==> flow/design.v <==
module PE_16( 
  input         clock, 
  input  [7:0]  io_in_a, 
  input  [7:0] io_in_b, 
  input  [15:0] io_in_d, 
  output [7:0]  io_out_a,
  output [7:0] io_out_b, 
  output [15:0] io_out_c,
  input         io_in_control_propagate, 
  output        io_out_control_propagate 
);
  wire [7:0] _T_36;    
  wire [7:0] _T_37;    
  wire [15:0] _T_38;   
  wire [15:0] _T_39;   
  wire [15:0] _GEN_20; 
  wire [15:0] _T_40; 
  wire [15:0] _T_41; 
  wire [15:0] _T_78; 
  wire [15:0] _T_79; 
  wire [15:0] _GEN_1; 
  wire [15:0] _GEN_13; 
  wire  _T_99; 
  wire [18:0] _GEN_25; 
  assign _T_36 = io_in_b;  
  assign _T_37 = $signed(_T_36);
  assign _T_38 = $signed(_T_37) * $signed(io_in_a); 
  assign _GEN_20 = _T_38; 
  assign _T_40 = $signed(_GEN_20) + $signed(_T_39); 
  assign _T_41 = $signed(_T_40); 
  assign io_out_a = io_in_a; 											
  assign io_out_b = io_in_b; 											
  assign io_out_control_propagate = io_in_control_propagate;			
double_buffer uutDB(.clock(clock),.io_in_control_propagate(io_in_control_propagate),.io_in_d(io_in_d),.io_in_c(_T_41),.c_fb(_T_39),.c_out(io_out_c)
    );
endmodule
module double_buffer(
input clock,
input io_in_control_propagate, 
input [15:0]io_in_d, 
input [15:0]io_in_c, 
output [15:0] c_fb,  
output [15:0] c_out 
    );
reg [15:0] c1_s; 
reg [15:0] c2_s;
always @(posedge clock) 
begin
 if (io_in_control_propagate)
	  begin
        c1_s <= io_in_d;
      end 
 else 
      begin
        c1_s <= io_in_c;
      end
if (!io_in_control_propagate) 
	  begin
        c2_s <= io_in_d;
      end 
 else 
	  begin
        c2_s <= io_in_c;
	  end
end
assign c_fb =io_in_control_propagate?c2_s:c1_s;
assign c_out=!io_in_control_propagate?c2_s:c1_s;
endmodule
module Tile( 
  input         clock, 
  input  [7:0]  io_in_a_0, 
  input  [7:0] io_in_b_0, 
  input  [15:0] io_in_d_0, 
  input         io_in_control_0_propagate, 
  output [7:0]  io_out_a_0, 
  output [15:0] io_out_c_0, 
  output [7:0] io_out_b_0, 
  output        io_out_control_0_propagate
);
  wire  tile_0_0_clock; 
  wire [7:0] tile_0_0_io_in_a; 
  wire [7:0] tile_0_0_io_in_b;
  wire [15:0] tile_0_0_io_in_d;
  wire [7:0] tile_0_0_io_out_a;
  wire [7:0] tile_0_0_io_out_b; 
  wire [15:0] tile_0_0_io_out_c; 
  wire  tile_0_0_io_in_control_propagate; 
  wire  tile_0_0_io_out_control_propagate;
  PE_16 tile_0_0 ( 
    .clock(tile_0_0_clock),
    .io_in_a(tile_0_0_io_in_a),
    .io_in_b(tile_0_0_io_in_b),
    .io_in_d(tile_0_0_io_in_d),
    .io_out_a(tile_0_0_io_out_a),
    .io_out_b(tile_0_0_io_out_b),
    .io_out_c(tile_0_0_io_out_c),
    .io_in_control_propagate(tile_0_0_io_in_control_propagate),
    .io_out_control_propagate(tile_0_0_io_out_control_propagate)
  );
  assign io_out_a_0 = tile_0_0_io_out_a; 
  assign io_out_c_0 = tile_0_0_io_out_c; 
  assign io_out_b_0 = tile_0_0_io_out_b; 
  assign io_out_control_0_propagate = tile_0_0_io_out_control_propagate;
  assign tile_0_0_clock = clock;
  assign tile_0_0_io_in_a = io_in_a_0; 
  assign tile_0_0_io_in_b = io_in_b_0; 
  assign tile_0_0_io_in_d = io_in_d_0; 
  assign tile_0_0_io_in_control_propagate = io_in_control_0_propagate; 
 endmodule
module Mesh( 
  input         clock, 
  input  [7:0]  io_in_a_0_0, 
  input  [7:0]  io_in_a_1_0, 
  input  [7:0]  io_in_a_2_0, 
  input  [7:0]  io_in_a_3_0, 
  input  [7:0]  io_in_d_0_0, 
  input  [7:0]  io_in_d_1_0, 
  input  [7:0]  io_in_d_2_0, 
  input  [7:0]  io_in_d_3_0, 
  input  [15:0]  io_in_b_0_0, 
  input  [15:0]  io_in_b_1_0, 
  input  [15:0]  io_in_b_2_0, 
  input  [15:0]  io_in_b_3_0, 
  input         io_in_control_0_0_propagate, 
  input         io_in_control_1_0_propagate, 
  input         io_in_control_2_0_propagate, 
  input         io_in_control_3_0_propagate, 
  output reg [15:0] io_out_c_0_0, 
  output reg [15:0] io_out_c_1_0, 
  output reg [15:0] io_out_c_2_0, 
  output reg [15:0] io_out_c_3_0
 );
  wire  mesh_0_0_clock; 		  			
  wire [7:0] mesh_0_0_io_in_a_0;  			
  wire [7:0] mesh_0_0_io_in_b_0; 			
  wire [15:0] mesh_0_0_io_in_d_0; 			
  wire  mesh_0_0_io_in_control_0_propagate; 
  wire [7:0] mesh_0_0_io_out_a_0; 			
  wire [15:0] mesh_0_0_io_out_c_0;			
  wire [7:0] mesh_0_0_io_out_b_0;			
  wire  mesh_0_0_io_out_control_0_propagate;
  wire  mesh_0_1_clock; 
  wire [7:0] mesh_0_1_io_in_a_0; 
  wire [7:0] mesh_0_1_io_in_b_0;
  wire [15:0] mesh_0_1_io_in_d_0;
  wire  mesh_0_1_io_in_control_0_propagate; 
  wire [7:0] mesh_0_1_io_out_a_0; 
  wire [15:0] mesh_0_1_io_out_c_0;
  wire [7:0] mesh_0_1_io_out_b_0;
  wire  mesh_0_1_io_out_control_0_propagate; 
  wire  mesh_0_2_clock; 			
  wire [7:0] mesh_0_2_io_in_a_0; 	
  wire [7:0] mesh_0_2_io_in_b_0; 	
  wire [15:0] mesh_0_2_io_in_d_0; 	
  wire  mesh_0_2_io_in_control_0_propagate; 
  wire [7:0] mesh_0_2_io_out_a_0; 
  wire [15:0] mesh_0_2_io_out_c_0;
  wire [7:0] mesh_0_2_io_out_b_0;
  wire  mesh_0_2_io_out_control_0_propagate; 
  wire  mesh_0_3_clock; 		 
  wire [7:0] mesh_0_3_io_in_a_0; 
  wire [7:0] mesh_0_3_io_in_b_0;
  wire [15:0] mesh_0_3_io_in_d_0;
  wire  mesh_0_3_io_in_control_0_propagate; 
  wire [7:0] mesh_0_3_io_out_a_0; 
  wire [15:0] mesh_0_3_io_out_c_0;
  wire [7:0] mesh_0_3_io_out_b_0;
  wire  mesh_0_3_io_out_control_0_propagate; 
  wire  mesh_1_0_clock;
  wire [7:0] mesh_1_0_io_in_a_0; 
  wire [7:0] mesh_1_0_io_in_b_0;
  wire [15:0] mesh_1_0_io_in_d_0;
  wire  mesh_1_0_io_in_control_0_propagate; 
  wire [7:0] mesh_1_0_io_out_a_0; 
  wire [15:0] mesh_1_0_io_out_c_0;
  wire [7:0] mesh_1_0_io_out_b_0;
  wire  mesh_1_0_io_out_control_0_propagate;
  wire  mesh_1_1_clock; 		 
  wire [7:0] mesh_1_1_io_in_a_0; 
  wire [7:0] mesh_1_1_io_in_b_0;
  wire [15:0] mesh_1_1_io_in_d_0;
  wire  mesh_1_1_io_in_control_0_propagate; 
  wire [7:0] mesh_1_1_io_out_a_0; 			
  wire [15:0] mesh_1_1_io_out_c_0;			
  wire [7:0] mesh_1_1_io_out_b_0;			
  wire  mesh_1_1_io_out_control_0_propagate;
  wire  mesh_1_2_clock; 
  wire [7:0] mesh_1_2_io_in_a_0; 
  wire [7:0] mesh_1_2_io_in_b_0;
  wire [15:0] mesh_1_2_io_in_d_0;
  wire  mesh_1_2_io_in_control_0_propagate; 
  wire [7:0] mesh_1_2_io_out_a_0; 
  wire [15:0] mesh_1_2_io_out_c_0;
  wire [7:0] mesh_1_2_io_out_b_0;
  wire  mesh_1_2_io_out_control_0_propagate;
  wire  mesh_1_3_clock; 		 
  wire [7:0] mesh_1_3_io_in_a_0; 
  wire [7:0] mesh_1_3_io_in_b_0;
  wire [15:0] mesh_1_3_io_in_d_0;
  wire  mesh_1_3_io_in_control_0_propagate; 
  wire [7:0] mesh_1_3_io_out_a_0; 
  wire [15:0] mesh_1_3_io_out_c_0;
  wire [7:0] mesh_1_3_io_out_b_0;
  wire  mesh_1_3_io_out_control_0_propagate;
  wire  mesh_2_0_clock; 
  wire [7:0] mesh_2_0_io_in_a_0; 
  wire [7:0] mesh_2_0_io_in_b_0;
  wire [15:0] mesh_2_0_io_in_d_0;
  wire  mesh_2_0_io_in_control_0_propagate; 
  wire [7:0] mesh_2_0_io_out_a_0; 			
  wire [15:0] mesh_2_0_io_out_c_0;			
  wire [7:0] mesh_2_0_io_out_b_0;			
  wire  mesh_2_0_io_out_control_0_propagate;
  wire  mesh_2_1_clock;						
  wire [7:0] mesh_2_1_io_in_a_0; 			
  wire [7:0] mesh_2_1_io_in_b_0;			
  wire [15:0] mesh_2_1_io_in_d_0;			
  wire  mesh_2_1_io_in_control_0_propagate; 
  wire [7:0] mesh_2_1_io_out_a_0; 			
  wire [15:0] mesh_2_1_io_out_c_0;			
  wire [7:0] mesh_2_1_io_out_b_0;			
  wire  mesh_2_1_io_out_control_0_propagate;
  wire  mesh_2_2_clock; 		 			
  wire [7:0] mesh_2_2_io_in_a_0; 			
  wire [7:0] mesh_2_2_io_in_b_0;			
  wire [15:0] mesh_2_2_io_in_d_0;			
  wire  mesh_2_2_io_in_control_0_propagate; 
  wire [7:0] mesh_2_2_io_out_a_0; 			
  wire [15:0] mesh_2_2_io_out_c_0;			
  wire [7:0] mesh_2_2_io_out_b_0;			
  wire  mesh_2_2_io_out_control_0_propagate;
  wire  mesh_2_3_clock; 		 			
  wire [7:0] mesh_2_3_io_in_a_0; 			
  wire [7:0] mesh_2_3_io_in_b_0;			
  wire [15:0] mesh_2_3_io_in_d_0;			
  wire  mesh_2_3_io_in_control_0_propagate; 
  wire [7:0] mesh_2_3_io_out_a_0; 			
  wire [15:0] mesh_2_3_io_out_c_0;			
  wire [7:0] mesh_2_3_io_out_b_0;			
  wire  mesh_2_3_io_out_control_0_propagate;
  wire  mesh_3_0_clock;			 
  wire [7:0] mesh_3_0_io_in_a_0; 
  wire [7:0] mesh_3_0_io_in_b_0;
  wire [15:0] mesh_3_0_io_in_d_0;
  wire  mesh_3_0_io_in_control_0_propagate; 
  wire [7:0] mesh_3_0_io_out_a_0; 
  wire [15:0] mesh_3_0_io_out_c_0;
  wire [7:0] mesh_3_0_io_out_b_0;
  wire  mesh_3_0_io_out_control_0_propagate;
  wire  mesh_3_1_clock; 		 
  wire [7:0] mesh_3_1_io_in_a_0; 
  wire [7:0] mesh_3_1_io_in_b_0;
  wire [15:0] mesh_3_1_io_in_d_0;
  wire  mesh_3_1_io_in_control_0_propagate; 
  wire [7:0] mesh_3_1_io_out_a_0; 
  wire [15:0] mesh_3_1_io_out_c_0;
  wire [7:0] mesh_3_1_io_out_b_0;
  wire  mesh_3_1_io_out_control_0_propagate;
  wire  mesh_3_2_clock; 
  wire [7:0] mesh_3_2_io_in_a_0; 
  wire [7:0] mesh_3_2_io_in_b_0;
  wire [15:0] mesh_3_2_io_in_d_0;
  wire  mesh_3_2_io_in_control_0_propagate; 
  wire [7:0] mesh_3_2_io_out_a_0; 
  wire [15:0] mesh_3_2_io_out_c_0;
  wire [7:0] mesh_3_2_io_out_b_0;
  wire  mesh_3_2_io_out_control_0_propagate;
  wire  mesh_3_3_clock;
  wire [7:0] mesh_3_3_io_in_a_0; 
  wire [7:0] mesh_3_3_io_in_b_0;
  wire [15:0] mesh_3_3_io_in_d_0;
  wire  mesh_3_3_io_in_control_0_propagate; 
  wire [7:0] mesh_3_3_io_out_a_0; 
  wire [15:0] mesh_3_3_io_out_c_0;
  wire [7:0] mesh_3_3_io_out_b_0;
  wire  mesh_3_3_io_out_control_0_propagate;
  reg [7:0] _T_1_0; 
  reg [7:0] _T_2_0; 
  reg [7:0] _T_3_0; 
  reg [7:0] _T_4_0; 
  reg [7:0] _T_10_0;
  reg [7:0] _T_11_0;
  reg [7:0] _T_12_0; 
  reg [7:0] _T_13_0; 
  reg [7:0] _T_19_0; 
  reg [7:0] _T_20_0; 
  reg [7:0] _T_21_0; 
  reg [7:0] _T_22_0; 
  reg [7:0] _T_28_0;  
  reg [7:0] _T_29_0;  
  reg [7:0] _T_30_0;  
  reg [7:0] _T_31_0;  
  reg [7:0]  _T_74_0;
  reg [7:0]  _T_75_0; 
  reg [7:0]  _T_76_0; 
  reg [7:0]  _T_77_0; 
  reg [7:0]  _T_84_0;
  reg [7:0]  _T_85_0; 
  reg [7:0]  _T_86_0; 
  reg [7:0]  _T_87_0; 
  reg [7:0]  _T_94_0; 
  reg [7:0]  _T_95_0; 
  reg [7:0]  _T_96_0; 
  reg [7:0]  _T_97_0; 
  reg [7:0]  _T_98_0; 
  reg [7:0]  _T_99_0; 
  reg [7:0]  _T_100_0;
  reg [7:0]  _T_101_0; 
  reg [7:0]  _T_104_0; 
  reg [7:0]  _T_105_0; 
  reg [7:0]  _T_106_0; 
  reg [7:0]  _T_107_0; 
  reg [15:0] _T_154_0;
  reg [15:0] _T_155_0; 
  reg [15:0] _T_156_0; 
  reg [15:0] _T_157_0; 
  reg [15:0] _T_164_0; 
  reg [15:0] _T_165_0;
  reg [15:0] _T_166_0;
  reg [15:0] _T_167_0;
  reg [15:0] _T_174_0; 
  reg [15:0] _T_175_0;
  reg [15:0] _T_176_0;
  reg [15:0] _T_177_0;
  reg [15:0] _T_184_0; 
  reg [15:0] _T_185_0;
  reg [15:0] _T_186_0;
  reg [15:0] _T_187_0;
  reg  _T_236; 
  reg  _T_239; 
  reg  _T_242; 
  reg  _T_245; 
  reg  _T_262; 
  reg  _T_265; 
  reg  _T_268; 
  reg  _T_271; 
  reg  _T_288; 
  reg  _T_291; 
  reg  _T_294; 
  reg  _T_297; 
  reg  _T_314; 
  reg  _T_317; 
  reg  _T_320; 
  reg  _T_323; 
  Tile mesh_0_0 ( 
    .clock(mesh_0_0_clock),
    .io_in_a_0(mesh_0_0_io_in_a_0),
    .io_in_b_0(mesh_0_0_io_in_b_0),
    .io_in_d_0(mesh_0_0_io_in_d_0),
    .io_in_control_0_propagate(mesh_0_0_io_in_control_0_propagate),
    .io_out_a_0(mesh_0_0_io_out_a_0),
    .io_out_c_0(mesh_0_0_io_out_c_0),
    .io_out_b_0(mesh_0_0_io_out_b_0),
    .io_out_control_0_propagate(mesh_0_0_io_out_control_0_propagate)
  );
  Tile mesh_0_1 ( 
    .clock(mesh_0_1_clock),
    .io_in_a_0(mesh_0_1_io_in_a_0),
    .io_in_b_0(mesh_0_1_io_in_b_0),
    .io_in_d_0(mesh_0_1_io_in_d_0),
    .io_in_control_0_propagate(mesh_0_1_io_in_control_0_propagate),
    .io_out_a_0(mesh_0_1_io_out_a_0),
    .io_out_c_0(mesh_0_1_io_out_c_0),
    .io_out_b_0(mesh_0_1_io_out_b_0),
    .io_out_control_0_propagate(mesh_0_1_io_out_control_0_propagate)
  );
  Tile mesh_0_2 ( 
    .clock(mesh_0_2_clock),
    .io_in_a_0(mesh_0_2_io_in_a_0),
    .io_in_b_0(mesh_0_2_io_in_b_0),
    .io_in_d_0(mesh_0_2_io_in_d_0),
    .io_in_control_0_propagate(mesh_0_2_io_in_control_0_propagate),
    .io_out_a_0(mesh_0_2_io_out_a_0),
    .io_out_c_0(mesh_0_2_io_out_c_0),
    .io_out_b_0(mesh_0_2_io_out_b_0),
    .io_out_control_0_propagate(mesh_0_2_io_out_control_0_propagate)
  );
  Tile mesh_0_3 (
    .clock(mesh_0_3_clock),
    .io_in_a_0(mesh_0_3_io_in_a_0),
    .io_in_b_0(mesh_0_3_io_in_b_0),
    .io_in_d_0(mesh_0_3_io_in_d_0),
    .io_in_control_0_propagate(mesh_0_3_io_in_control_0_propagate),
    .io_out_a_0(mesh_0_3_io_out_a_0),
    .io_out_c_0(mesh_0_3_io_out_c_0),
    .io_out_b_0(mesh_0_3_io_out_b_0),
    .io_out_control_0_propagate(mesh_0_3_io_out_control_0_propagate)
  );
   Tile mesh_1_0 ( 
    .clock(mesh_1_0_clock),
    .io_in_a_0(mesh_1_0_io_in_a_0),
    .io_in_b_0(mesh_1_0_io_in_b_0),
    .io_in_d_0(mesh_1_0_io_in_d_0),
    .io_in_control_0_propagate(mesh_1_0_io_in_control_0_propagate),
    .io_out_a_0(mesh_1_0_io_out_a_0),
    .io_out_c_0(mesh_1_0_io_out_c_0),
    .io_out_b_0(mesh_1_0_io_out_b_0),
    .io_out_control_0_propagate(mesh_1_0_io_out_control_0_propagate)
  );
  Tile mesh_1_1 ( 
    .clock(mesh_1_1_clock),
    .io_in_a_0(mesh_1_1_io_in_a_0),
    .io_in_b_0(mesh_1_1_io_in_b_0),
    .io_in_d_0(mesh_1_1_io_in_d_0),
    .io_in_control_0_propagate(mesh_1_1_io_in_control_0_propagate),
    .io_out_a_0(mesh_1_1_io_out_a_0),
    .io_out_c_0(mesh_1_1_io_out_c_0),
    .io_out_b_0(mesh_1_1_io_out_b_0),
    .io_out_control_0_propagate(mesh_1_1_io_out_control_0_propagate)
     );
  Tile mesh_1_2 ( 
    .clock(mesh_1_2_clock),
    .io_in_a_0(mesh_1_2_io_in_a_0),
    .io_in_b_0(mesh_1_2_io_in_b_0),
    .io_in_d_0(mesh_1_2_io_in_d_0),
    .io_in_control_0_propagate(mesh_1_2_io_in_control_0_propagate),
    .io_out_a_0(mesh_1_2_io_out_a_0),
    .io_out_c_0(mesh_1_2_io_out_c_0),
    .io_out_b_0(mesh_1_2_io_out_b_0),
    .io_out_control_0_propagate(mesh_1_2_io_out_control_0_propagate)
      );
  Tile mesh_1_3 ( 
    .clock(mesh_1_3_clock),
    .io_in_a_0(mesh_1_3_io_in_a_0),
    .io_in_b_0(mesh_1_3_io_in_b_0),
    .io_in_d_0(mesh_1_3_io_in_d_0),
    .io_in_control_0_propagate(mesh_1_3_io_in_control_0_propagate),
    .io_out_a_0(mesh_1_3_io_out_a_0),
    .io_out_c_0(mesh_1_3_io_out_c_0),
    .io_out_b_0(mesh_1_3_io_out_b_0),
    .io_out_control_0_propagate(mesh_1_3_io_out_control_0_propagate)
      );
   Tile mesh_2_0 ( 
    .clock(mesh_2_0_clock),
    .io_in_a_0(mesh_2_0_io_in_a_0),
    .io_in_b_0(mesh_2_0_io_in_b_0),
    .io_in_d_0(mesh_2_0_io_in_d_0),
    .io_in_control_0_propagate(mesh_2_0_io_in_control_0_propagate),
    .io_out_a_0(mesh_2_0_io_out_a_0),
    .io_out_c_0(mesh_2_0_io_out_c_0),
    .io_out_b_0(mesh_2_0_io_out_b_0),
    .io_out_control_0_propagate(mesh_2_0_io_out_control_0_propagate)
     );
  Tile mesh_2_1 ( 
    .clock(mesh_2_1_clock),
    .io_in_a_0(mesh_2_1_io_in_a_0),
    .io_in_b_0(mesh_2_1_io_in_b_0),
    .io_in_d_0(mesh_2_1_io_in_d_0),
    .io_in_control_0_propagate(mesh_2_1_io_in_control_0_propagate),
    .io_out_a_0(mesh_2_1_io_out_a_0),
    .io_out_c_0(mesh_2_1_io_out_c_0),
    .io_out_b_0(mesh_2_1_io_out_b_0),
    .io_out_control_0_propagate(mesh_2_1_io_out_control_0_propagate)
     );
  Tile mesh_2_2 (
    .clock(mesh_2_2_clock),
    .io_in_a_0(mesh_2_2_io_in_a_0),
    .io_in_b_0(mesh_2_2_io_in_b_0),
    .io_in_d_0(mesh_2_2_io_in_d_0),
    .io_in_control_0_propagate(mesh_2_2_io_in_control_0_propagate),
    .io_out_a_0(mesh_2_2_io_out_a_0),
    .io_out_c_0(mesh_2_2_io_out_c_0),
    .io_out_b_0(mesh_2_2_io_out_b_0),
    .io_out_control_0_propagate(mesh_2_2_io_out_control_0_propagate)
     );
  Tile mesh_2_3 ( 
    .clock(mesh_2_3_clock),
    .io_in_a_0(mesh_2_3_io_in_a_0),
    .io_in_b_0(mesh_2_3_io_in_b_0),
    .io_in_d_0(mesh_2_3_io_in_d_0),
    .io_in_control_0_propagate(mesh_2_3_io_in_control_0_propagate),
    .io_out_a_0(mesh_2_3_io_out_a_0),
    .io_out_c_0(mesh_2_3_io_out_c_0),
    .io_out_b_0(mesh_2_3_io_out_b_0),
    .io_out_control_0_propagate(mesh_2_3_io_out_control_0_propagate)
     );
    Tile mesh_3_0 ( 
    .clock(mesh_3_0_clock),
    .io_in_a_0(mesh_3_0_io_in_a_0),
    .io_in_b_0(mesh_3_0_io_in_b_0),
    .io_in_d_0(mesh_3_0_io_in_d_0),
    .io_in_control_0_propagate(mesh_3_0_io_in_control_0_propagate),
    .io_out_a_0(mesh_3_0_io_out_a_0),
    .io_out_c_0(mesh_3_0_io_out_c_0),
    .io_out_b_0(mesh_3_0_io_out_b_0),
    .io_out_control_0_propagate(mesh_3_0_io_out_control_0_propagate)
  );
  Tile mesh_3_1 ( 
    .clock(mesh_3_1_clock),
    .io_in_a_0(mesh_3_1_io_in_a_0),
    .io_in_b_0(mesh_3_1_io_in_b_0),
    .io_in_d_0(mesh_3_1_io_in_d_0),
    .io_in_control_0_propagate(mesh_3_1_io_in_control_0_propagate),
    .io_out_a_0(mesh_3_1_io_out_a_0),
    .io_out_c_0(mesh_3_1_io_out_c_0),
    .io_out_b_0(mesh_3_1_io_out_b_0),
    .io_out_control_0_propagate(mesh_3_1_io_out_control_0_propagate)
  );
  Tile mesh_3_2 ( 
    .clock(mesh_3_2_clock),
    .io_in_a_0(mesh_3_2_io_in_a_0),
    .io_in_b_0(mesh_3_2_io_in_b_0),
    .io_in_d_0(mesh_3_2_io_in_d_0),
    .io_in_control_0_propagate(mesh_3_2_io_in_control_0_propagate),
    .io_out_a_0(mesh_3_2_io_out_a_0),
    .io_out_c_0(mesh_3_2_io_out_c_0),
    .io_out_b_0(mesh_3_2_io_out_b_0),
    .io_out_control_0_propagate(mesh_3_2_io_out_control_0_propagate)
  );
  Tile mesh_3_3 ( 
    .clock(mesh_3_3_clock),
    .io_in_a_0(mesh_3_3_io_in_a_0),
    .io_in_b_0(mesh_3_3_io_in_b_0),
    .io_in_d_0(mesh_3_3_io_in_d_0),
    .io_in_control_0_propagate(mesh_3_3_io_in_control_0_propagate),
    .io_out_a_0(mesh_3_3_io_out_a_0),
    .io_out_c_0(mesh_3_3_io_out_c_0),
    .io_out_b_0(mesh_3_3_io_out_b_0),
    .io_out_control_0_propagate(mesh_3_3_io_out_control_0_propagate)
   );
always @(posedge clock) begin
  io_out_c_0_0 <= mesh_3_0_io_out_c_0; 
  io_out_c_1_0 <= mesh_3_1_io_out_c_0; 
  io_out_c_2_0 <= mesh_3_2_io_out_c_0; 
  io_out_c_3_0 <= mesh_3_3_io_out_c_0; 
end
  assign mesh_0_0_clock = clock; 	  
  assign mesh_0_0_io_in_a_0 = _T_1_0; 
  assign mesh_0_0_io_in_b_0 = _T_74_0;
  assign mesh_0_0_io_in_d_0 = _T_154_0; 
  assign mesh_0_0_io_in_control_0_propagate = _T_236; 
  assign mesh_0_1_clock = clock; 		
  assign mesh_0_1_io_in_a_0 = _T_2_0; 	
  assign mesh_0_1_io_in_b_0 = _T_84_0; 
  assign mesh_0_1_io_in_d_0 = _T_164_0;
  assign mesh_0_1_io_in_control_0_propagate = _T_262; 
  assign mesh_0_2_clock = clock; 		
  assign mesh_0_2_io_in_a_0 = _T_3_0; 	
  assign mesh_0_2_io_in_b_0 = _T_94_0; 
  assign mesh_0_2_io_in_d_0 = _T_174_0;
  assign mesh_0_2_io_in_control_0_propagate = _T_288; 
  assign mesh_0_3_clock = clock; 		
  assign mesh_0_3_io_in_a_0 = _T_4_0; 	
  assign mesh_0_3_io_in_b_0 = _T_104_0;
  assign mesh_0_3_io_in_d_0 = _T_184_0;
  assign mesh_0_3_io_in_control_0_propagate = _T_314; 
  assign mesh_1_0_clock = clock; 		
  assign mesh_1_0_io_in_a_0 = _T_10_0; 	
  assign mesh_1_0_io_in_b_0 = _T_75_0; 	
  assign mesh_1_0_io_in_d_0 = _T_155_0; 
  assign mesh_1_0_io_in_control_0_propagate = _T_239; 
  assign mesh_1_1_clock = clock; 		
  assign mesh_1_1_io_in_a_0 = _T_11_0; 
  assign mesh_1_1_io_in_b_0 = _T_85_0; 
  assign mesh_1_1_io_in_d_0 = _T_165_0;
  assign mesh_1_1_io_in_control_0_propagate = _T_265; 
  assign mesh_1_2_clock = clock; 		
  assign mesh_1_2_io_in_a_0 = _T_12_0; 
  assign mesh_1_2_io_in_b_0 = _T_95_0; 
  assign mesh_1_2_io_in_d_0 = _T_175_0;
  assign mesh_1_2_io_in_control_0_propagate = _T_291; 
  assign mesh_1_3_clock = clock; 		
  assign mesh_1_3_io_in_a_0 = _T_13_0; 
  assign mesh_1_3_io_in_b_0 = _T_105_0;
  assign mesh_1_3_io_in_d_0 = _T_185_0;
  assign mesh_1_3_io_in_control_0_propagate = _T_317; 
  assign mesh_2_0_clock = clock; 		
  assign mesh_2_0_io_in_a_0 = _T_19_0; 
  assign mesh_2_0_io_in_b_0 = _T_76_0; 
  assign mesh_2_0_io_in_d_0 = _T_156_0;
  assign mesh_2_0_io_in_control_0_propagate = _T_242; 
  assign mesh_2_1_clock = clock; 		
  assign mesh_2_1_io_in_a_0 = _T_20_0; 
  assign mesh_2_1_io_in_b_0 = _T_86_0; 
  assign mesh_2_1_io_in_d_0 = _T_166_0;
  assign mesh_2_1_io_in_control_0_propagate = _T_268; 
  assign mesh_2_2_clock = clock; 		
  assign mesh_2_2_io_in_a_0 = _T_21_0; 
  assign mesh_2_2_io_in_b_0 = _T_96_0; 
  assign mesh_2_2_io_in_d_0 = _T_176_0;
  assign mesh_2_2_io_in_control_0_propagate = _T_294; 
  assign mesh_2_3_clock = clock; 		
  assign mesh_2_3_io_in_a_0 = _T_22_0; 
  assign mesh_2_3_io_in_b_0 = _T_106_0;
  assign mesh_2_3_io_in_d_0 = _T_186_0;
  assign mesh_2_3_io_in_control_0_propagate = _T_320; 
  assign mesh_3_0_clock = clock; 		
  assign mesh_3_0_io_in_a_0 = _T_28_0; 
  assign mesh_3_0_io_in_b_0 = _T_77_0; 
  assign mesh_3_0_io_in_d_0 = _T_157_0;
  assign mesh_3_0_io_in_control_0_propagate = _T_245; 
  assign mesh_3_1_clock = clock; 		
  assign mesh_3_1_io_in_a_0 = _T_29_0; 
  assign mesh_3_1_io_in_b_0 = _T_87_0; 
  assign mesh_3_1_io_in_d_0 = _T_167_0;
  assign mesh_3_1_io_in_control_0_propagate = _T_271; 
  assign mesh_3_2_clock = clock; 		
  assign mesh_3_2_io_in_a_0 = _T_30_0; 
  assign mesh_3_2_io_in_b_0 = _T_97_0; 
  assign mesh_3_2_io_in_d_0 = _T_177_0;
  assign mesh_3_2_io_in_control_0_propagate = _T_297; 
  assign mesh_3_3_clock = clock; 		
  assign mesh_3_3_io_in_a_0 = _T_31_0; 
  assign mesh_3_3_io_in_b_0 = _T_107_0;
  assign mesh_3_3_io_in_d_0 = _T_187_0;
  assign mesh_3_3_io_in_control_0_propagate = _T_323; 
  always @(posedge clock) begin
    _T_1_0 <= io_in_a_0_0;
    _T_2_0 <= mesh_0_0_io_out_a_0;
    _T_3_0 <= mesh_0_1_io_out_a_0;
    _T_4_0 <= mesh_0_2_io_out_a_0;
    _T_10_0 <= io_in_a_1_0;
    _T_11_0 <= mesh_1_0_io_out_a_0;
    _T_12_0 <= mesh_1_1_io_out_a_0;
    _T_13_0 <= mesh_1_2_io_out_a_0;
    _T_19_0 <= io_in_a_2_0;
    _T_20_0 <= mesh_2_0_io_out_a_0;
    _T_21_0 <= mesh_2_1_io_out_a_0;
    _T_22_0 <= mesh_2_2_io_out_a_0;
    _T_28_0 <= io_in_a_3_0;;
    _T_29_0 <= mesh_3_0_io_out_a_0;
    _T_30_0 <= mesh_3_1_io_out_a_0;
    _T_31_0 <= mesh_3_2_io_out_a_0;
    _T_74_0 <= io_in_d_0_0;
    _T_75_0 <= mesh_0_0_io_out_b_0;
    _T_76_0 <= mesh_1_0_io_out_b_0;
    _T_77_0 <= mesh_2_0_io_out_b_0;
    _T_84_0 <= io_in_d_1_0;
    _T_85_0 <= mesh_0_1_io_out_b_0;
    _T_86_0 <= mesh_1_1_io_out_b_0;
    _T_87_0 <= mesh_2_1_io_out_b_0;
    _T_94_0 <=  io_in_d_2_0;
    _T_95_0 <= mesh_0_2_io_out_b_0;
    _T_96_0 <= mesh_1_2_io_out_b_0;
    _T_97_0 <= mesh_2_2_io_out_b_0;
    _T_104_0 <= io_in_d_3_0;
    _T_105_0 <= mesh_0_3_io_out_b_0;
    _T_106_0 <= mesh_1_3_io_out_b_0;
    _T_107_0 <= mesh_2_3_io_out_b_0;
    _T_154_0 <= io_in_b_0_0;
    _T_155_0 <= mesh_0_0_io_out_c_0;
    _T_156_0 <= mesh_1_0_io_out_c_0;
    _T_157_0 <= mesh_2_0_io_out_c_0;
    _T_164_0 <= io_in_b_1_0;
    _T_165_0 <= mesh_0_1_io_out_c_0;
    _T_166_0 <= mesh_1_1_io_out_c_0;
    _T_167_0 <= mesh_2_1_io_out_c_0;
    _T_174_0 <= io_in_b_2_0;
    _T_175_0 <= mesh_0_2_io_out_c_0;
    _T_176_0 <= mesh_1_2_io_out_c_0;
    _T_177_0 <= mesh_2_2_io_out_c_0;
    _T_184_0 <= io_in_b_3_0;
    _T_185_0 <= mesh_0_3_io_out_c_0;
    _T_186_0 <= mesh_1_3_io_out_c_0;
    _T_187_0 <= mesh_2_3_io_out_c_0;
    _T_236 <= io_in_control_0_0_propagate;
    _T_239 <= mesh_0_0_io_out_control_0_propagate;
    _T_242 <= mesh_1_0_io_out_control_0_propagate;
    _T_245 <= mesh_2_0_io_out_control_0_propagate;
	_T_262 <=io_in_control_1_0_propagate;
    _T_265 <= mesh_0_1_io_out_control_0_propagate;
    _T_268 <= mesh_1_1_io_out_control_0_propagate;
    _T_271 <= mesh_2_1_io_out_control_0_propagate;
    _T_288 <=  io_in_control_2_0_propagate;
    _T_291 <= mesh_0_2_io_out_control_0_propagate;
    _T_294 <= mesh_1_2_io_out_control_0_propagate;
    _T_297 <= mesh_2_2_io_out_control_0_propagate;
    _T_314 <= io_in_control_3_0_propagate;
    _T_317 <= mesh_0_3_io_out_control_0_propagate;
    _T_320 <= mesh_1_3_io_out_control_0_propagate;
    _T_323 <= mesh_2_3_io_out_control_0_propagate;
  end
endmodule
==> reports on Mesh <==
## Tool chain data of Mesh

Module Mesh before and after one edit of its RTL, step after step.
Lines under "before" count in the file above, lines under "after" in the edited file.
"difference" is "after" less "before", of the values as shown; "relative change" is that difference over "before", in percent.
Operators carry their Yosys type and port widths (W data, S select, Z words).
Library cell names are shortened.
The mark - stands for no value.

- Top module: Mesh
- Clock port: clock
- Library: sky130hd
- Corner: tt_025C_1v80

## The edit

The edit as a unified diff against the file above.
The edited RTL no longer does the same as the RTL above: the edit was made by script, with no optimisation intended.

```diff
@@ -475,4 +475,7 @@
     .io_out_control_0_propagate(mesh_2_3_io_out_control_0_propagate)
      );
+    wire [15:0] mesh_3_0_io_out_c_0_p, mesh_3_0_io_out_c_0_n;
+    wire [7:0] mesh_3_0_io_out_a_0_p, mesh_3_0_io_out_a_0_n;
+    wire mesh_3_0_io_out_control_0_propagate_p, mesh_3_0_io_out_control_0_propagate_n;
     Tile mesh_3_0 ( 
     .clock(mesh_3_0_clock),
@@ -481,9 +484,17 @@
     .io_in_d_0(mesh_3_0_io_in_d_0),
     .io_in_control_0_propagate(mesh_3_0_io_in_control_0_propagate),
-    .io_out_a_0(mesh_3_0_io_out_a_0),
-    .io_out_c_0(mesh_3_0_io_out_c_0),
+    .io_out_a_0(mesh_3_0_io_out_a_0_p),
+    .io_out_c_0(mesh_3_0_io_out_c_0_p),
     .io_out_b_0(mesh_3_0_io_out_b_0),
-    .io_out_control_0_propagate(mesh_3_0_io_out_control_0_propagate)
-  );
+    .io_out_control_0_propagate(mesh_3_0_io_out_control_0_propagate_p)
+  );
+    Tile mesh_3_0_twin (.clock(mesh_3_0_clock), .io_in_a_0(mesh_3_0_io_in_a_0),
+        .io_in_b_0(mesh_3_0_io_in_b_0), .io_in_d_0(~mesh_3_0_io_in_d_0),
+        .io_in_control_0_propagate(mesh_3_0_io_in_control_0_propagate),
+        .io_out_a_0(mesh_3_0_io_out_a_0_n), .io_out_c_0(mesh_3_0_io_out_c_0_n),
+        .io_out_control_0_propagate(mesh_3_0_io_out_control_0_propagate_n));
+    assign mesh_3_0_io_out_c_0 = mesh_3_0_io_out_c_0_p ^ mesh_3_0_io_out_c_0_n;
+    assign mesh_3_0_io_out_a_0 = mesh_3_0_io_out_a_0_p ^ mesh_3_0_io_out_a_0_n;
+    assign mesh_3_0_io_out_control_0_propagate = mesh_3_0_io_out_control_0_propagate_p ^ mesh_3_0_io_out_control_0_propagate_n;
   Tile mesh_3_1 ( 
     .clock(mesh_3_1_clock),
```

## Word level

Source: Yosys, flattened and elaborated, memories not mapped. Widths are those after wreduce; folded enables and synchronous resets count as part of the registers. Registers that Yosys merges into a memory's read port (data or address) are not register bits. Print and check cells do not count. Equal cells are merged and count once.

Word-level totals:

| what | before | after | difference | relative change (%) |
|---|---|---|---|---|
| output and inout port bits | 64 | 64 | 0 | 0.00 |
| register bits | 1104 | 1136 | +32 | +2.90 |
| word-level cells | 196 | 206 | +10 | +5.10 |
| input bits | 133 | 133 | 0 | 0.00 |

Operators by class:

| what | before | after | difference | relative change (%) |
|---|---|---|---|---|
| multiply operators | 16 | 16 | 0 | 0.00 |
| muxes and demuxes | 64 | 68 | +4 | +6.25 |
| bitwise gates (word level) | 0 | 3 | +3 | - |
| add/sub/neg operators | 16 | 17 | +1 | +6.25 |

Operator list:

| kind | before | after | difference | relative change (%) |
|---|---|---|---|---|
| $mux W16 | 64 | 68 | +4 | +6.25 |
| $add A16 B16 Y16 | 16 | 17 | +1 | +6.25 |
| $not A16 Y16 | 0 | 1 | +1 | - |
| $xor A16 B16 Y16 | 0 | 1 | +1 | - |
| $xor A8 B8 Y8 | 0 | 1 | +1 | - |
| $mul A8 B8 Y16 | 16 | 16 | 0 | 0.00 |

## Depth

Longest topological path by Yosys (ltp), each cell counted once; first at word level (registers and memories cut), then after technology mapping (sequential cells cut; the memories' decode and read muxes count).

Logic depth:

| what | before | after | difference | relative change (%) |
|---|---|---|---|---|
| depth after elaboration | 3 | 3 | 0 | 0.00 |
| ABC_AREA | 0 | 0 | - | - |
| mapped depth | 20 | 22 | +2 | +10.00 |

## After synthesis

The flow's flattened synthesis, as Yosys stat reports it; memories are mapped. The netlist is that of the ABC_AREA named above (0 if unset); the other value can give another one.

Cell types:

| type | before | after | difference | relative change (%) |
|---|---|---|---|---|
| fa_1 | 1136 | 909 | -227 | -19.98 |
| and2_1 | 512 | 375 | -137 | -26.76 |
| inv_1 | 1151 | 1042 | -109 | -9.47 |
| ha_1 | 592 | 501 | -91 | -15.37 |
| nand2b_1 | 32 | 91 | +59 | +184.38 |
| a21oi_1 | 181 | 132 | -49 | -27.07 |
| nor2_1 | 198 | 153 | -45 | -22.73 |
| mux2i_1 | 224 | 183 | -41 | -18.30 |
| a221oi_1 | 0 | 38 | +38 | - |
| o21ai_0 | 110 | 75 | -35 | -31.82 |
| a21o_1 | 47 | 80 | +33 | +70.21 |
| nor2b_1 | 0 | 32 | +32 | - |
| buf_1 | 24 | 53 | +29 | +120.83 |
| a221o_1 | 0 | 28 | +28 | - |
| o31ai_1 | 32 | 7 | -25 | -78.12 |
| dfxtp_1 | 1104 | 1082 | -22 | -1.99 |
| a2111oi_0 | 0 | 22 | +22 | - |
| xor2_1 | 100 | 79 | -21 | -21.00 |

The list need not be complete.

Synthesis totals:

| what | before | after | difference | relative change (%) |
|---|---|---|---|---|
| flip-flop cells | 1104 | 1088 | -16 | -1.45 |
| sequential part of the area (um^2) | 22101.2 | 21840.9 | -260.3 | -1.18 |
| standard cells after synthesis | 7270 | 6738 | -532 | -7.32 |
| synthesis area (um^2) | 79881.6 | 73008.8 | -6872.8 | -8.60 |
| buffer cells | 146 | 177 | +31 | +21.23 |

By module: a second synthesis without flattening, with its own total; a netlist apart from the flattened one above.

Unflattened totals:

| what | before | after | difference | relative change (%) |
|---|---|---|---|---|
| cell total of the unflattened synthesis | 7360 | 7806 | +446 | +6.06 |
| area total of the unflattened synthesis (um^2) | 87984.4 | 93119.3 | +5134.9 | +5.84 |

Rows give one instance, submodules left out.

By module, before:

| module | instances | cells | area (um^2) | sequential area (um^2) |
|---|---|---|---|---|
| PE_16 | 16 | 320 | 3040.4 | 0.0 |
| double_buffer | 16 | 103 | 1717.9 | 640.6 |
| Mesh | 1 | 592 | 11851.4 | 11851.4 |
| Tile | 16 | 0 | 0.0 | 0.0 |

By module, after:

| module | instances | cells | area (um^2) | sequential area (um^2) |
|---|---|---|---|---|
| PE_16 | 17 | 319 | 3046.7 | 0.0 |
| double_buffer | 17 | 103 | 1717.9 | 640.6 |
| Mesh | 1 | 632 | 12121.6 | 11851.4 |
| Tile | 17 | 0 | 0.0 | 0.0 |

## Path before layout

OpenSTA on the mapped netlist: ideal clock, no wires. The path of least setup slack (recovery checks aside). Input and output delay are each 20% of the period. Register names are those of the netlist, which keeps one name where synthesis merged equal registers.

Timing path after synthesis:

| what | before | after | difference | relative change (%) |
|---|---|---|---|---|
| kind | flip-flop to flip-flop | flip-flop to flip-flop | - | - |
| start point | register _T_239 | register _T_294 | - | - |
| end point | register mesh_1_0.tile_0_0.uutDB.c2_s[14] | register mesh_2_2.tile_0_0.uutDB.c1_s[12] | - | - |
| data required time (ps) | 5080 | 5053 | -27 | -0.53 |
| path delay (ps) | 5318 | 5842 | +524 | +9.85 |
| path buffers | 3 | 3 | 0 | 0.00 |
| clock period (ps) | 5200 | 5200 | 0 | 0.00 |
| setup time (ps) | 120 | 147 | +27 | - |
| arrival (ps) | 5198 | 5695 | +497 | +9.56 |
| stages on the path | 21 | 22 | +1 | +4.76 |
| launch time at the first pin (ps) | 0 | 0 | 0 | - |
| slack (ps) | -118 | -642 | -524 | - |
| period reached after synthesis (ps) | 5318 | 5842 | +524 | +9.85 |

"path delay" is the arrival time less input delay plus setup time.
"stages on the path" counts driving pins, that of a launching flip-flop among them; a cell with two outputs on the path counts twice.
"period reached after synthesis" is the clock period less the worst setup slack; recovery checks do not enter. This is arithmetic on one report: input and output delays are still those of the set period (20% each).
Between the ends stands the longest chain of elaborated cells between them, by number of cells; it is not shown to be the way that was timed. Of several equally long chains one is given.
A line is the first line of the expression or statement that the cell stems from. Yosys adds cells for indexed reads and writes and turns some case tables into memories.

Between the ends, after synthesis, before:
- Cells stage by stage: dfxtp_1 -> clkbuf_1 -> clkbuf_1 -> buf_2 -> mux2i_1 -> fa_1 -> inv_1 -> fa_1 -> ha_1 -> inv_1 -> fa_1 -> inv_1 -> ha_1 -> ha_1 -> fa_1 -> a21o_1 -> a21oi_2 -> o21ba_4 -> o211ai_2 -> and4b_1 -> a211o_1
- Cells in the longest elaborated chain: 3
- Elaborated cells on any way between the ends: 3
- Source lines of those cells: 3
- Classes of those cells: add/sub (1); mux (2)

RTL lines, path after synthesis, before:

| what | line | text |
|---|---|---|
| start: declaration | 330 | `reg  _T_239;` |
| start: assignment | 657 | `_T_239 <= mesh_0_0_io_out_control_0_propagate;` |
| $mux W16 | 66 | `assign c_fb =io_in_control_propagate?c2_s:c1_s;` |
| $add A16 B16 Y16 | 29 | `assign _T_40 = $signed(_GEN_20) + $signed(_T_39);` |
| $mux W16 | 57 | `if (!io_in_control_propagate)` |
| end: assignment | 59 | `c2_s <= io_in_d;` |
| end: assignment | 63 | `c2_s <= io_in_c;` |
| end: declaration | 46 | `reg [15:0] c2_s;` |

Between the ends, after synthesis, after:
- Cells stage by stage: dfxtp_1 -> clkbuf_1 -> buf_1 -> clkbuf_1 -> mux2i_1 -> fa_1 -> fa_1 -> inv_1 -> ha_1 -> inv_1 -> fa_1 -> inv_1 -> ha_1 -> ha_1 -> fa_1 -> a21o_1 -> a21oi_1 -> o21bai_1 -> a21oi_1 -> o21bai_1 -> a2111oi_0 -> a221oi_1
- Cells in the longest elaborated chain: 3
- Elaborated cells on any way between the ends: 3
- Source lines of those cells: 3
- Classes of those cells: add/sub (1); mux (2)

RTL lines, path after synthesis, after:

| what | line | text |
|---|---|---|
| start: declaration | 339 | `reg  _T_294;` |
| start: assignment | 677 | `_T_294 <= mesh_1_2_io_out_control_0_propagate;` |
| $mux W16 | 66 | `assign c_fb =io_in_control_propagate?c2_s:c1_s;` |
| $add A16 B16 Y16 | 29 | `assign _T_40 = $signed(_GEN_20) + $signed(_T_39);` |
| $mux W16 | 49 | `if (io_in_control_propagate)` |
| end: assignment | 51 | `c1_s <= io_in_d;` |
| end: assignment | 55 | `c1_s <= io_in_c;` |
| end: declaration | 45 | `reg [15:0] c1_s;` |

## Timing after layout

Path of least setup slack in the final report of each run of pair A (OpenROAD, finished layout, wires in). Where an end is a register, its clock arrival counts in the times.
The report prints the path's times to 10 ps; the period is as set.

Timing path post-layout:

| what | before | after | difference | relative change (%) |
|---|---|---|---|---|
| kind | flip-flop to flip-flop | flip-flop to flip-flop | - | - |
| start point | register _T_76_0[7] | register _T_28_0[6] | - | - |
| end point | register mesh_2_0.tile_0_0.uutDB.c2_s[13] | register mesh_3_0_twin.tile_0_0.uutDB.c2_s[15] | - | - |
| path buffers | 2 | 1 | -1 | -50.00 |
| data required time (ps) | 5880 | 5890 | +10 | +0.17 |
| launch time at the first pin (ps) | 790 | 790 | 0 | 0.00 |
| setup time (ps) | 110 | 100 | -10 | - |
| stages on the path | 17 | 20 | +3 | +17.65 |
| arrival (ps) | 5700 | 5910 | +210 | +3.68 |
| clock period (ps) | 5200 | 5200 | 0 | 0.00 |
| slack (ps) | 190 | -20 | -210 | - |

Between the ends stands the longest chain of elaborated cells between them, by number of cells; it is not shown to be the way that was timed. Of several equally long chains one is given.

Between the ends, post-layout, before:
- Cells stage by stage: dfxtp_2 -> and2_1 -> clkinvlp_4 -> buf_12 -> buf_4 -> fa_1 -> inv_1 -> fa_1 -> fa_1 -> fa_1 -> ha_1 -> ha_1 -> or3_1 -> o2111ai_1 -> nand2_1 -> xor2_1 -> mux2_2
- Cells in the longest elaborated chain: 3
- Elaborated cells on any way between the ends: 3
- Source lines of those cells: 3
- Classes of those cells: add/sub (1); mul (1); mux (1)

RTL lines, path post-layout, before:

| what | line | text |
|---|---|---|
| start: declaration | 295 | `reg [7:0]  _T_76_0;` |
| start: assignment | 626 | `_T_76_0 <= mesh_1_0_io_out_b_0;` |
| $mul A8 B8 Y16 | 27 | `assign _T_38 = $signed(_T_37) * $signed(io_in_a);` |
| $add A16 B16 Y16 | 29 | `assign _T_40 = $signed(_GEN_20) + $signed(_T_39);` |
| $mux W16 | 57 | `if (!io_in_control_propagate)` |
| end: assignment | 59 | `c2_s <= io_in_d;` |
| end: assignment | 63 | `c2_s <= io_in_c;` |
| end: declaration | 46 | `reg [15:0] c2_s;` |

Between the ends, post-layout, after:
- Cells stage by stage: dfxtp_2 -> and2_1 -> fa_1 -> fa_1 -> fa_1 -> inv_1 -> fa_1 -> inv_2 -> ha_4 -> or4_4 -> o21ai_4 -> nor2_2 -> xor2_2 -> buf_4 -> ha_4 -> nand3_4 -> a211o_4 -> a211oi_2 -> o211ai_1 -> a31o_1
- Cells in the longest elaborated chain: 3
- Elaborated cells on any way between the ends: 3
- Source lines of those cells: 3
- Classes of those cells: add/sub (1); mul (1); mux (1)

RTL lines, path post-layout, after:

| what | line | text |
|---|---|---|
| start: declaration | 289 | `reg [7:0] _T_28_0;` |
| start: assignment | 631 | `_T_28_0 <= io_in_a_3_0;;` |
| $mul A8 B8 Y16 | 27 | `assign _T_38 = $signed(_T_37) * $signed(io_in_a);` |
| $add A16 B16 Y16 | 29 | `assign _T_40 = $signed(_GEN_20) + $signed(_T_39);` |
| $mux W16 | 57 | `if (!io_in_control_propagate)` |
| end: assignment | 59 | `c2_s <= io_in_d;` |
| end: assignment | 63 | `c2_s <= io_in_c;` |
| end: declaration | 46 | `reg [15:0] c2_s;` |

## Flow runs

Runs of the flow (Yosys, OpenROAD) on both versions; the two runs of a pair have the same settings. The constraints put input and output delay at 20% of the set period each and load the outputs with 0.01 pF.

Settings, pair A:
- CORE_UTILIZATION: 40
- PLACE_DENSITY: 0.6
- period_ns: 5.2
- CAP_MARGIN: 20
- CORE_MARGIN: 2
- SLEW_MARGIN: 20

Final reports, pair A:

| what | before | after | difference | relative change (%) |
|---|---|---|---|---|
| final design utilization (%) | 45.5 | 47.1 | +1.6 | - |
| die outline area (um^2) | 203293.0 | 185955.0 | -17338.0 | -8.53 |
| area of the standard cells in the finished layout (um^2) | 90581.9 | 85370.6 | -5211.3 | -5.75 |
| chip area in the Yosys report (um^2) | 79881.6 | 73008.8 | -6872.8 | -8.60 |
| worst setup slack after layout (ps) | 185 | -24 | -209 | - |

Settings, pair B:
- CELL_PAD_IN_SITES_DETAIL_PLACEMENT: 1
- CELL_PAD_IN_SITES_GLOBAL_PLACEMENT: 1
- CORE_ASPECT_RATIO: 0.99
- CORE_MARGIN: 5
- CORE_UTILIZATION: 57
- CTS_CLUSTER_DIAMETER: 254
- GPL_ROUTABILITY_DRIVEN: 1
- PLACE_DENSITY: 0.75
- SETUP_SLACK_MARGIN: 2.02
- period_ns: 8.56
- CAP_MARGIN: 20
- SLEW_MARGIN: 20

Final reports, pair B:

| what | before | after | difference | relative change (%) |
|---|---|---|---|---|
| final design utilization (%) | 63.3 | 63.7 | +0.4 | - |
| die outline area (um^2) | 147729.0 | 135343.0 | -12386.0 | -8.38 |
| area of the standard cells in the finished layout (um^2) | 87933.1 | 80907.6 | -7025.5 | -7.99 |
| chip area in the Yosys report (um^2) | 79881.6 | 73008.8 | -6872.8 | -8.60 |
| worst setup slack after layout (ps) | 2945 | 2539 | -406 | - |
